==> flow/design.v <==
module chip_to_symbol 
(
input logic         i_clk,
input logic         i_rst_n,
input logic         i_stream,
input logic         i_stream_valid,
output logic [3:0]  o_symbol,
output logic        o_symbol_valid       
);
logic [4:0] r_bit_counter;
logic [31:0] r_received_chip;
logic [5:0] s_ones_counter[15:0];
logic	[31:0]	chip_values [15:0];  
initial 
begin
	chip_values[0] 		=  32'b11011001110000110101001000101110;
	chip_values[8] 		=  32'b11101101100111000011010100100010;
	chip_values[4] 		=  32'b00101110110110011100001101010010;
	chip_values[12] 	=  32'b00100010111011011001110000110101;
	chip_values[2] 		=  32'b01010010001011101101100111000011;
	chip_values[10] 	=  32'b00110101001000101110110110011100;
	chip_values[6] 		=  32'b11000011010100100010111011011001;
	chip_values[14] 	=  32'b10011100001101010010001011101101;
	chip_values[1] 		=  32'b10001100100101100000011101111011;
	chip_values[9] 		=  32'b10111000110010010110000001110111;
	chip_values[5] 		=  32'b01111011100011001001011000000111;
	chip_values[13] 	=  32'b01110111101110001100100101100000;
	chip_values[3]		=  32'b00000111011110111000110010010110;
	chip_values[11]		=  32'b01100000011101111011100011001001;
	chip_values[7] 		=  32'b10010110000001110111101110001100;
	chip_values[15] 	=  32'b11001001011000000111011110111000;
end
always_ff@(posedge i_clk , negedge i_rst_n)
begin
    if(!i_rst_n)
    begin
        r_bit_counter <= 'd0;
    end
    else if(r_bit_counter=='d31) 
    begin
        r_bit_counter <= 'd0;
    end
    else if(i_stream_valid)
    begin
        r_bit_counter <= r_bit_counter + 'd1;
    end
end
always_ff@(posedge i_clk , negedge i_rst_n)
begin
    if(!i_rst_n)
    begin
        r_received_chip <= 'd0;
		for(int i = 0 ; i<16 ; i++)
        begin
			s_ones_counter[i] <= 'd0;
		end
    end
	else if (r_bit_counter==31)
	begin
		for(int i = 0 ; i<16 ; i++)
        begin
			s_ones_counter[i] <= 'd0;
		end
	end
    else if(i_stream_valid)
    begin
        r_received_chip[r_bit_counter]<= i_stream;
        for(int i = 0 ; i<16 ; i++)
        begin
            s_ones_counter[i] <= s_ones_counter[i] + (i_stream ~^ chip_values[i][r_bit_counter]);
        end
    end    
end
	always@(*)
		begin
			if((s_ones_counter[0]>=s_ones_counter[1]) && (s_ones_counter[0]>=s_ones_counter[2]) && (s_ones_counter[0]>=s_ones_counter[3]) && (s_ones_counter[0]>=s_ones_counter[4]) && (s_ones_counter[0]>=s_ones_counter[5]) && (s_ones_counter[0]>=s_ones_counter[6]) && (s_ones_counter[0]>=s_ones_counter[7]) && (s_ones_counter[0]>=s_ones_counter[8]) && (s_ones_counter[0]>=s_ones_counter[9]) && (s_ones_counter[0]>=s_ones_counter[10]) && (s_ones_counter[0]>=s_ones_counter[11]) && (s_ones_counter[0]>=s_ones_counter[12]) && (s_ones_counter[0]>=s_ones_counter[13]) && (s_ones_counter[0]>=s_ones_counter[14]) && (s_ones_counter[0]>=s_ones_counter[15]) ) 
			begin
				o_symbol = 'd0;
			end
			else if((s_ones_counter[1]>=s_ones_counter[0]) && (s_ones_counter[1]>=s_ones_counter[2]) && (s_ones_counter[1]>=s_ones_counter[3]) && (s_ones_counter[1]>=s_ones_counter[4]) && (s_ones_counter[1]>=s_ones_counter[5]) && (s_ones_counter[1]>=s_ones_counter[6]) && (s_ones_counter[1]>=s_ones_counter[7]) && (s_ones_counter[1]>=s_ones_counter[8]) && (s_ones_counter[1]>=s_ones_counter[9]) && (s_ones_counter[1]>=s_ones_counter[10]) && (s_ones_counter[1]>=s_ones_counter[11]) && (s_ones_counter[1]>=s_ones_counter[12]) && (s_ones_counter[1]>=s_ones_counter[13]) && (s_ones_counter[1]>=s_ones_counter[14]) && (s_ones_counter[1]>=s_ones_counter[15]) ) 
			begin
				o_symbol = 'd1;
			end
			else if((s_ones_counter[2]>=s_ones_counter[0]) && (s_ones_counter[2]>=s_ones_counter[1]) && (s_ones_counter[2]>=s_ones_counter[3]) && (s_ones_counter[2]>=s_ones_counter[4]) && (s_ones_counter[2]>=s_ones_counter[5]) && (s_ones_counter[2]>=s_ones_counter[6]) && (s_ones_counter[2]>=s_ones_counter[7]) && (s_ones_counter[2]>=s_ones_counter[8]) && (s_ones_counter[2]>=s_ones_counter[9]) && (s_ones_counter[2]>=s_ones_counter[10]) && (s_ones_counter[2]>=s_ones_counter[11]) && (s_ones_counter[2]>=s_ones_counter[12]) && (s_ones_counter[2]>=s_ones_counter[13]) && (s_ones_counter[2]>=s_ones_counter[14]) && (s_ones_counter[2]>=s_ones_counter[15]) ) 
			begin
				o_symbol = 'd2;
			end
			else if((s_ones_counter[3]>=s_ones_counter[0]) && (s_ones_counter[3]>=s_ones_counter[1]) && (s_ones_counter[3]>=s_ones_counter[2]) && (s_ones_counter[3]>=s_ones_counter[4]) && (s_ones_counter[3]>=s_ones_counter[5]) && (s_ones_counter[3]>=s_ones_counter[6]) && (s_ones_counter[3]>=s_ones_counter[7]) && (s_ones_counter[3]>=s_ones_counter[8]) && (s_ones_counter[3]>=s_ones_counter[9]) && (s_ones_counter[3]>=s_ones_counter[10]) && (s_ones_counter[3]>=s_ones_counter[11]) && (s_ones_counter[3]>=s_ones_counter[12]) && (s_ones_counter[3]>=s_ones_counter[13]) && (s_ones_counter[3]>=s_ones_counter[14]) && (s_ones_counter[3]>=s_ones_counter[15]) ) 
			begin
				o_symbol = 'd3;
			end
			else if((s_ones_counter[4]>=s_ones_counter[0]) && (s_ones_counter[4]>=s_ones_counter[1]) && (s_ones_counter[4]>=s_ones_counter[2]) && (s_ones_counter[4]>=s_ones_counter[3]) && (s_ones_counter[4]>=s_ones_counter[5]) && (s_ones_counter[4]>=s_ones_counter[6]) && (s_ones_counter[4]>=s_ones_counter[7]) && (s_ones_counter[4]>=s_ones_counter[8]) && (s_ones_counter[4]>=s_ones_counter[9]) && (s_ones_counter[4]>=s_ones_counter[10]) && (s_ones_counter[4]>=s_ones_counter[11]) && (s_ones_counter[4]>=s_ones_counter[12]) && (s_ones_counter[4]>=s_ones_counter[13]) && (s_ones_counter[4]>=s_ones_counter[14]) && (s_ones_counter[4]>=s_ones_counter[15]) ) 
			begin
				o_symbol = 'd4;
			end
			else if((s_ones_counter[5]>=s_ones_counter[0]) && (s_ones_counter[5]>=s_ones_counter[1]) && (s_ones_counter[5]>=s_ones_counter[2]) && (s_ones_counter[5]>=s_ones_counter[3]) && (s_ones_counter[5]>=s_ones_counter[4]) && (s_ones_counter[5]>=s_ones_counter[6]) && (s_ones_counter[5]>=s_ones_counter[7]) && (s_ones_counter[5]>=s_ones_counter[8]) && (s_ones_counter[5]>=s_ones_counter[9]) && (s_ones_counter[5]>=s_ones_counter[10]) && (s_ones_counter[5]>=s_ones_counter[11]) && (s_ones_counter[5]>=s_ones_counter[12]) && (s_ones_counter[5]>=s_ones_counter[13]) && (s_ones_counter[5]>=s_ones_counter[14]) && (s_ones_counter[5]>=s_ones_counter[15]) ) 
			begin
				o_symbol = 'd5;
			end
			else if((s_ones_counter[6]>=s_ones_counter[0]) && (s_ones_counter[6]>=s_ones_counter[1]) && (s_ones_counter[6]>=s_ones_counter[2]) && (s_ones_counter[6]>=s_ones_counter[3]) && (s_ones_counter[6]>=s_ones_counter[4]) && (s_ones_counter[6]>=s_ones_counter[5]) && (s_ones_counter[6]>=s_ones_counter[7]) && (s_ones_counter[6]>=s_ones_counter[8]) && (s_ones_counter[6]>=s_ones_counter[9]) && (s_ones_counter[6]>=s_ones_counter[10]) && (s_ones_counter[6]>=s_ones_counter[11]) && (s_ones_counter[6]>=s_ones_counter[12]) && (s_ones_counter[6]>=s_ones_counter[13]) && (s_ones_counter[6]>=s_ones_counter[14]) && (s_ones_counter[6]>=s_ones_counter[15]) ) 
			begin
				o_symbol = 'd6;
			end
			else if((s_ones_counter[7]>=s_ones_counter[0]) && (s_ones_counter[7]>=s_ones_counter[1]) && (s_ones_counter[7]>=s_ones_counter[2]) && (s_ones_counter[7]>=s_ones_counter[3]) && (s_ones_counter[7]>=s_ones_counter[4]) && (s_ones_counter[7]>=s_ones_counter[5]) && (s_ones_counter[7]>=s_ones_counter[6]) && (s_ones_counter[7]>=s_ones_counter[8]) && (s_ones_counter[7]>=s_ones_counter[9]) && (s_ones_counter[7]>=s_ones_counter[10]) && (s_ones_counter[7]>=s_ones_counter[11]) && (s_ones_counter[7]>=s_ones_counter[12]) && (s_ones_counter[7]>=s_ones_counter[13]) && (s_ones_counter[7]>=s_ones_counter[14]) && (s_ones_counter[7]>=s_ones_counter[15]) ) 
			begin
				o_symbol = 'd7;
			end
			else if((s_ones_counter[8]>=s_ones_counter[0]) && (s_ones_counter[8]>=s_ones_counter[1]) && (s_ones_counter[8]>=s_ones_counter[2]) && (s_ones_counter[8]>=s_ones_counter[3]) && (s_ones_counter[8]>=s_ones_counter[4]) && (s_ones_counter[8]>=s_ones_counter[5]) && (s_ones_counter[8]>=s_ones_counter[6]) && (s_ones_counter[8]>=s_ones_counter[7]) && (s_ones_counter[8]>=s_ones_counter[9]) && (s_ones_counter[8]>=s_ones_counter[10]) && (s_ones_counter[8]>=s_ones_counter[11]) && (s_ones_counter[8]>=s_ones_counter[12]) && (s_ones_counter[8]>=s_ones_counter[13]) && (s_ones_counter[8]>=s_ones_counter[14]) && (s_ones_counter[8]>=s_ones_counter[15]) ) 
			begin
				o_symbol = 'd8;
			end
			else if((s_ones_counter[9]>=s_ones_counter[0]) && (s_ones_counter[9]>=s_ones_counter[1]) && (s_ones_counter[9]>=s_ones_counter[2]) && (s_ones_counter[9]>=s_ones_counter[3]) && (s_ones_counter[9]>=s_ones_counter[4]) && (s_ones_counter[9]>=s_ones_counter[5]) && (s_ones_counter[9]>=s_ones_counter[6]) && (s_ones_counter[9]>=s_ones_counter[7]) && (s_ones_counter[9]>=s_ones_counter[8]) && (s_ones_counter[9]>=s_ones_counter[10]) && (s_ones_counter[9]>=s_ones_counter[11]) && (s_ones_counter[9]>=s_ones_counter[12]) && (s_ones_counter[9]>=s_ones_counter[13]) && (s_ones_counter[9]>=s_ones_counter[14]) && (s_ones_counter[9]>=s_ones_counter[15]) ) 
			begin
				o_symbol = 'd9;
			end
			else if((s_ones_counter[10]>=s_ones_counter[0]) && (s_ones_counter[10]>=s_ones_counter[1]) && (s_ones_counter[10]>=s_ones_counter[2]) && (s_ones_counter[10]>=s_ones_counter[3]) && (s_ones_counter[10]>=s_ones_counter[4]) && (s_ones_counter[10]>=s_ones_counter[5]) && (s_ones_counter[10]>=s_ones_counter[6]) && (s_ones_counter[10]>=s_ones_counter[7]) && (s_ones_counter[10]>=s_ones_counter[8]) && (s_ones_counter[10]>=s_ones_counter[9]) && (s_ones_counter[10]>=s_ones_counter[11]) && (s_ones_counter[10]>=s_ones_counter[12]) && (s_ones_counter[10]>=s_ones_counter[13]) && (s_ones_counter[10]>=s_ones_counter[14]) && (s_ones_counter[10]>=s_ones_counter[15]) ) 
			begin
				o_symbol = 'd10;
			end
			else if((s_ones_counter[11]>=s_ones_counter[0]) && (s_ones_counter[11]>=s_ones_counter[1]) && (s_ones_counter[11]>=s_ones_counter[2]) && (s_ones_counter[11]>=s_ones_counter[3]) && (s_ones_counter[11]>=s_ones_counter[4]) && (s_ones_counter[11]>=s_ones_counter[5]) && (s_ones_counter[11]>=s_ones_counter[6]) && (s_ones_counter[11]>=s_ones_counter[7]) && (s_ones_counter[11]>=s_ones_counter[8]) && (s_ones_counter[11]>=s_ones_counter[9]) && (s_ones_counter[11]>=s_ones_counter[10]) && (s_ones_counter[11]>=s_ones_counter[12]) && (s_ones_counter[11]>=s_ones_counter[13]) && (s_ones_counter[11]>=s_ones_counter[14]) && (s_ones_counter[11]>=s_ones_counter[15]) ) 
			begin
				o_symbol = 'd11;
			end
			else if((s_ones_counter[12]>=s_ones_counter[0]) && (s_ones_counter[12]>=s_ones_counter[1]) && (s_ones_counter[12]>=s_ones_counter[2]) && (s_ones_counter[12]>=s_ones_counter[3]) && (s_ones_counter[12]>=s_ones_counter[4]) && (s_ones_counter[12]>=s_ones_counter[5]) && (s_ones_counter[12]>=s_ones_counter[6]) && (s_ones_counter[12]>=s_ones_counter[7]) && (s_ones_counter[12]>=s_ones_counter[8]) && (s_ones_counter[12]>=s_ones_counter[9]) && (s_ones_counter[12]>=s_ones_counter[10]) && (s_ones_counter[12]>=s_ones_counter[11]) && (s_ones_counter[12]>=s_ones_counter[13]) && (s_ones_counter[12]>=s_ones_counter[14]) && (s_ones_counter[12]>=s_ones_counter[15]) ) 
			begin
				o_symbol = 'd12;
			end
			else if((s_ones_counter[13]>=s_ones_counter[0]) && (s_ones_counter[13]>=s_ones_counter[1]) && (s_ones_counter[13]>=s_ones_counter[2]) && (s_ones_counter[13]>=s_ones_counter[3]) && (s_ones_counter[13]>=s_ones_counter[4]) && (s_ones_counter[13]>=s_ones_counter[5]) && (s_ones_counter[13]>=s_ones_counter[6]) && (s_ones_counter[13]>=s_ones_counter[7]) && (s_ones_counter[13]>=s_ones_counter[8]) && (s_ones_counter[13]>=s_ones_counter[9]) && (s_ones_counter[13]>=s_ones_counter[10]) && (s_ones_counter[13]>=s_ones_counter[11]) && (s_ones_counter[13]>=s_ones_counter[12]) && (s_ones_counter[13]>=s_ones_counter[15]) && (s_ones_counter[13]>=s_ones_counter[14]) ) 
			begin
				o_symbol = 'd13;
			end
			else if((s_ones_counter[14]>=s_ones_counter[0]) && (s_ones_counter[14]>=s_ones_counter[1]) && (s_ones_counter[14]>=s_ones_counter[2]) && (s_ones_counter[14]>=s_ones_counter[3]) && (s_ones_counter[14]>=s_ones_counter[4]) && (s_ones_counter[14]>=s_ones_counter[5]) && (s_ones_counter[14]>=s_ones_counter[6]) && (s_ones_counter[14]>=s_ones_counter[7]) && (s_ones_counter[14]>=s_ones_counter[8]) && (s_ones_counter[14]>=s_ones_counter[9]) && (s_ones_counter[14]>=s_ones_counter[10]) && (s_ones_counter[14]>=s_ones_counter[11]) && (s_ones_counter[14]>=s_ones_counter[12]) && (s_ones_counter[14]>=s_ones_counter[13]) && (s_ones_counter[14]>=s_ones_counter[15]) ) 
			begin
				o_symbol = 'd14;
			end
			else
				begin
				o_symbol = 'd15;
				end
			end
assign o_symbol_valid = (r_bit_counter==31);  
endmodule
From RTL to reports: chip_to_symbol. What the tools print for chip_to_symbol, step after step. Lines are those of the file above, counted from 1. Operators carry their Yosys type and port widths (W data, S select, Z words). Library cell names are shortened. A cell with - has no value.

Design top: chip_to_symbol. Clock: i_clk. Library: sky130hd. Timing corner: tt_025C_1v80.

Elaborated design. Yosys after proc, flatten, opt, wreduce and memory -nomap, before mapping. Print and check cells are not counted. Equal cells are merged and count once. Memory sizes are those after Yosys's memory passes, which may raise the word count (mostly to a power of two), join words into wider ones and drop unused or constant bits.

The entry for output and inout port bits reads 5. The figure for memory bits (read-only) is 512. The figure for bits in registers is 101. Word-level cells: 553. Memory cells: 1.

For add/sub/neg operators the number is 17. For muxes and demuxes the number is 49. For eq/ne operators the number is 1. For $lt $le $gt $ge the number is 225. For bitwise operators the number is 16. The entry for reductions and logical operators reads 211. For shifts and indexed selects the number is 16.

Memories: chip_values (words 2, width 256, RTL line 13) `logic [31:0] chip_values [15:0];`.

Operators with widths (count): $ge A6 B6 Y1 (225); $shiftx A32 B5 Y1 (16); $logic_and A1 B1 Y1 (210); $mux W6 (32); $xnor A1 B1 Y6 (16); $add A6 B6 Y6 (16); $mux W4 (8); $mux W3 (4); $mux W5 (2); $add A5 B1 Y5 const B (1); $eq A5 B5 Y1 const B (1); $mux W2 (2); $reduce_bool A2 Y1 (1); $mux W1 (1).

Depth. Longest topological path by Yosys (ltp), each cell counted once; first at word level (registers and memories cut), then after technology mapping (sequential cells cut; the memories' decode and read muxes count).

For depth in word-level cells the number is 30. Under ABC_AREA stands 0. For gate-level depth with buffers the number is 16. Under depth with buffers taken out stands 15.

Synthesis result. Source: synth_stat.txt of the flow (Yosys; design flattened, memories mapped). It holds for the ABC_AREA given above (unset counts as 0); a run with the other value may have another netlist. Totals and module areas in this step are rounded.

Cells by type (count): ha_1 (761); dfrtp_1 (101); a21oi_1 (285); o21ai_0 (164); nor2_1 (189); inv_1 (178); nand2_1 (172); xnor2_1 (70); nor2b_1 (93); nand2b_1 (86); o21a_1 (70); and4_1 (59); a21o_1 (59); a32oi_1 (50); nand4_1 (69); mux2i_1 (35); nor3_1 (59); a211oi_1 (39).

Not listed: further types 54, cells in them 348.

For mapped flip-flops the number is 101. Mapped cells: 2887. Under synthesis area stands 0.0238 mm².

Worst setup path after synthesis. Path of least setup slack by OpenSTA after synthesis, without wires, with an ideal clock, recovery checks aside; 20% of the period is set as input and as output delay. Where synthesis merged equal registers, the netlist keeps one of their names.

Path type: flip-flop to output port. From: reg s_ones_counter[9][3]. To: out o_symbol[1]. The figure for stages on the path is 12. For buffers on the path the number is 0. Path delay: 2799 ps. Under data required time stands 8000 ps. Clock period: 10000 ps. The entry for data arrival time reads 2799 ps. For setup slack the number is 5201 ps. For synthesis period reached the number is 4799 ps.

"path delay" is the arrival time less input delay plus setup time. At an output port there is no setup time. "stages on the path": output pins that drive a net of the path, with the launching flip-flop's if there is one; two outputs of one cell count as two. "synthesis period reached" is the clock period less the worst setup slack; recovery checks do not enter. This is arithmetic on one report: input and output delays are still those of the set period (20% each). Between the ends stands the longest chain of elaborated cells between them, by number of cells; it is not shown to be the way that was timed. Of several equally long chains one is given. Each line given opens the expression or statement behind the cell; cells for indexed reads and writes are added by Yosys, which also makes memories of some case tables. A register here has more assigning lines than the two given.

Cell sequence: dfrtp_1 inv_1 ha_1 a21oi_1 o21ai_1 o21bai_2 nand4_1 or4b_1 or4b_4 o211ai_2 a31oi_1 nor2_1. For length of the longest elaborated chain the number is 25.

Ends and longest elaborated chain, after synthesis: start, declared (RTL line 12) `logic [5:0] s_ones_counter[15:0];`; start, assigned (RTL line 55) `s_ones_counter[i] <= 'd0;`; start, assigned (RTL line 70) `s_ones_counter[i] <= s_ones_counter[i] + (i_stream ~^ chip_values[i][r_bit_counter]);`; $ge A6 B6 Y1 (RTL line 112) `else if((s_ones_counter[9]>=s_ones_counter[0]) && (s_ones_counter[9]>=s_ones_counter[1]) && (s_ones_counter[9] ...`; $logic_and A1 B1 Y1 x14 (RTL line 112); $mux W3 (RTL line 112); $mux W3 (RTL line 108) `else if((s_ones_counter[8]>=s_ones_counter[0]) && (s_ones_counter[8]>=s_ones_counter[1]) && (s_ones_counter[8] ...`; $mux W4 (RTL line 104) `else if((s_ones_counter[7]>=s_ones_counter[0]) && (s_ones_counter[7]>=s_ones_counter[1]) && (s_ones_counter[7] ...`; $mux W4 (RTL line 100) `else if((s_ones_counter[6]>=s_ones_counter[0]) && (s_ones_counter[6]>=s_ones_counter[1]) && (s_ones_counter[6] ...`; $mux W4 (RTL line 96) `else if((s_ones_counter[5]>=s_ones_counter[0]) && (s_ones_counter[5]>=s_ones_counter[1]) && (s_ones_counter[5] ...`; $mux W4 (RTL line 92) `else if((s_ones_counter[4]>=s_ones_counter[0]) && (s_ones_counter[4]>=s_ones_counter[1]) && (s_ones_counter[4] ...`; $mux W4 (RTL line 88) `else if((s_ones_counter[3]>=s_ones_counter[0]) && (s_ones_counter[3]>=s_ones_counter[1]) && (s_ones_counter[3] ...`; $mux W4 (RTL line 84) `else if((s_ones_counter[2]>=s_ones_counter[0]) && (s_ones_counter[2]>=s_ones_counter[1]) && (s_ones_counter[2] ...`; $mux W4 (RTL line 80) `else if((s_ones_counter[1]>=s_ones_counter[0]) && (s_ones_counter[1]>=s_ones_counter[2]) && (s_ones_counter[1] ...`; $mux W4 (RTL line 76) `if((s_ones_counter[0]>=s_ones_counter[1]) && (s_ones_counter[0]>=s_ones_counter[2]) && (s_ones_counter[0]>=s_o ...`; end, declared (RTL line 7) `output logic [3:0]  o_symbol,`.

Path in the finished layout. Path of least setup slack in the final report of run 2 (OpenROAD, finished layout, wires in). Where an end is a register, its clock arrival counts in the times. The report prints the path's times to 10 ps; the period is as set.

Path type: flip-flop to output port. From: reg s_ones_counter[1][4]. To: out o_symbol[0]. The figure for stages on the path is 13. The entry for data arrival time reads 5320 ps. For setup slack the number is 2680 ps. For buffers on the path the number is 1. Clock period: 10000 ps. Under data required time stands 8000 ps.

Between the ends stands the longest chain of elaborated cells between them, by number of cells; it is not shown to be the way that was timed. Of several equally long chains one is given. A register here has more assigning lines than the two given.

Cell sequence: dfrtp_1 inv_1 ha_1 and3_1 nand3_1 o21ai_0 and4_1 o2111ai_1 nor4b_1 nand2b_1 a31o_2 nand2_1 clkdlybuf4s50_1. For length of the longest elaborated chain the number is 30.

Ends and longest elaborated chain, after layout: start, declared (RTL line 12) `logic [5:0] s_ones_counter[15:0];`; start, assigned (RTL line 55) `s_ones_counter[i] <= 'd0;`; start, assigned (RTL line 70) `s_ones_counter[i] <= s_ones_counter[i] + (i_stream ~^ chip_values[i][r_bit_counter]);`; $ge A6 B6 Y1 (RTL line 132) `else if((s_ones_counter[14]>=s_ones_counter[0]) && (s_ones_counter[14]>=s_ones_counter[1]) && (s_ones_counter[ ...`; $logic_and A1 B1 Y1 x14 (RTL line 132); $mux W1 (RTL line 132); $mux W2 (RTL line 128) `else if((s_ones_counter[13]>=s_ones_counter[0]) && (s_ones_counter[13]>=s_ones_counter[1]) && (s_ones_counter[ ...`; $mux W2 (RTL line 124) `else if((s_ones_counter[12]>=s_ones_counter[0]) && (s_ones_counter[12]>=s_ones_counter[1]) && (s_ones_counter[ ...`; $mux W3 (RTL line 120) `else if((s_ones_counter[11]>=s_ones_counter[0]) && (s_ones_counter[11]>=s_ones_counter[1]) && (s_ones_counter[ ...`; $mux W3 (RTL line 116) `else if((s_ones_counter[10]>=s_ones_counter[0]) && (s_ones_counter[10]>=s_ones_counter[1]) && (s_ones_counter[ ...`; [3 not listed]; $mux W4 (RTL line 100) `else if((s_ones_counter[6]>=s_ones_counter[0]) && (s_ones_counter[6]>=s_ones_counter[1]) && (s_ones_counter[6] ...`; $mux W4 (RTL line 96) `else if((s_ones_counter[5]>=s_ones_counter[0]) && (s_ones_counter[5]>=s_ones_counter[1]) && (s_ones_counter[5] ...`; $mux W4 (RTL line 92) `else if((s_ones_counter[4]>=s_ones_counter[0]) && (s_ones_counter[4]>=s_ones_counter[1]) && (s_ones_counter[4] ...`; $mux W4 (RTL line 88) `else if((s_ones_counter[3]>=s_ones_counter[0]) && (s_ones_counter[3]>=s_ones_counter[1]) && (s_ones_counter[3] ...`; $mux W4 (RTL line 84) `else if((s_ones_counter[2]>=s_ones_counter[0]) && (s_ones_counter[2]>=s_ones_counter[1]) && (s_ones_counter[2] ...`; $mux W4 (RTL line 80) `else if((s_ones_counter[1]>=s_ones_counter[0]) && (s_ones_counter[1]>=s_ones_counter[2]) && (s_ones_counter[1] ...`; $mux W4 (RTL line 76) `if((s_ones_counter[0]>=s_ones_counter[1]) && (s_ones_counter[0]>=s_ones_counter[2]) && (s_ones_counter[0]>=s_o ...`; end, declared (RTL line 7) `output logic [3:0]  o_symbol,`.

Wiki page: chip_to_symbol / flow data

Measured data: module chip_to_symbol, platform sky130hd, 3 stored runs of the flow under differing settings, order arbitrary. Input and output delays are each 20% of the period that was set; the output load is 0.01 pF. "period reached" means the clock period less the worst setup slack. The figure is calculated, with input and output delays left at 20% of the set period. "time used up by the worst setup path" means the part of the period allowed to the worst setup path (the constraints hold back 20% at inputs and 20% at outputs) less its slack; where the path has registers, the arrival times of their clocks count too. "time used up by the worst setup path" is known to 10 ps. The measured numbers are rounded.

Run 1 has these settings: CELL_PAD_IN_SITES_DETAIL_PLACEMENT 2; CORE_UTILIZATION 71; CTS_CLUSTER_DIAMETER 113; MAX_ROUTING_LAYER met5; SETUP_SLACK_MARGIN 0.99; period_ns 5.18; CAP_MARGIN 20; CORE_MARGIN 2; SLEW_MARGIN 20. Outcome: not finished: placement ended with error DPL-0033.

Run 2 has these settings: CORE_UTILIZATION 61; CTS_CLUSTER_DIAMETER 348; HOLD_SLACK_MARGIN 0.07; MAX_ROUTING_LAYER met4; TNS_END_PERCENT 70; period_ns 10.0; CAP_MARGIN 20; CORE_MARGIN 2; SLEW_MARGIN 20. The worst slack on setup checks reads 2680 ps. The lowest hold slack is 571 ps. The measured die size is 0.0407 mm². The standard-cell area after routing comes to 0.0251 mm². The period reached is 7318 ps. The post-layout utilization reads 64.8 %. The measured synthesized cell area is 0.0238 mm². The time used up by the worst setup path stands at 5320 ps. Worst setup path type: flip-flop to output port. The summed negative setup slack is 0 ps.

Run 3 has these settings: CORE_UTILIZATION 61; TNS_END_PERCENT 70; period_ns 10.0; CAP_MARGIN 20; CORE_MARGIN 2; SLEW_MARGIN 20. The worst slack on setup checks reads 2540 ps. The lowest hold slack is 557 ps. The measured die size is 0.0407 mm². The standard-cell area after routing comes to 0.025 mm². The period reached is 7456 ps. The post-layout utilization reads 64.8 %. The measured synthesized cell area is 0.0238 mm². The time used up by the worst setup path stands at 5460 ps. Worst setup path type: flip-flop to output port. The summed negative setup slack is 0 ps.
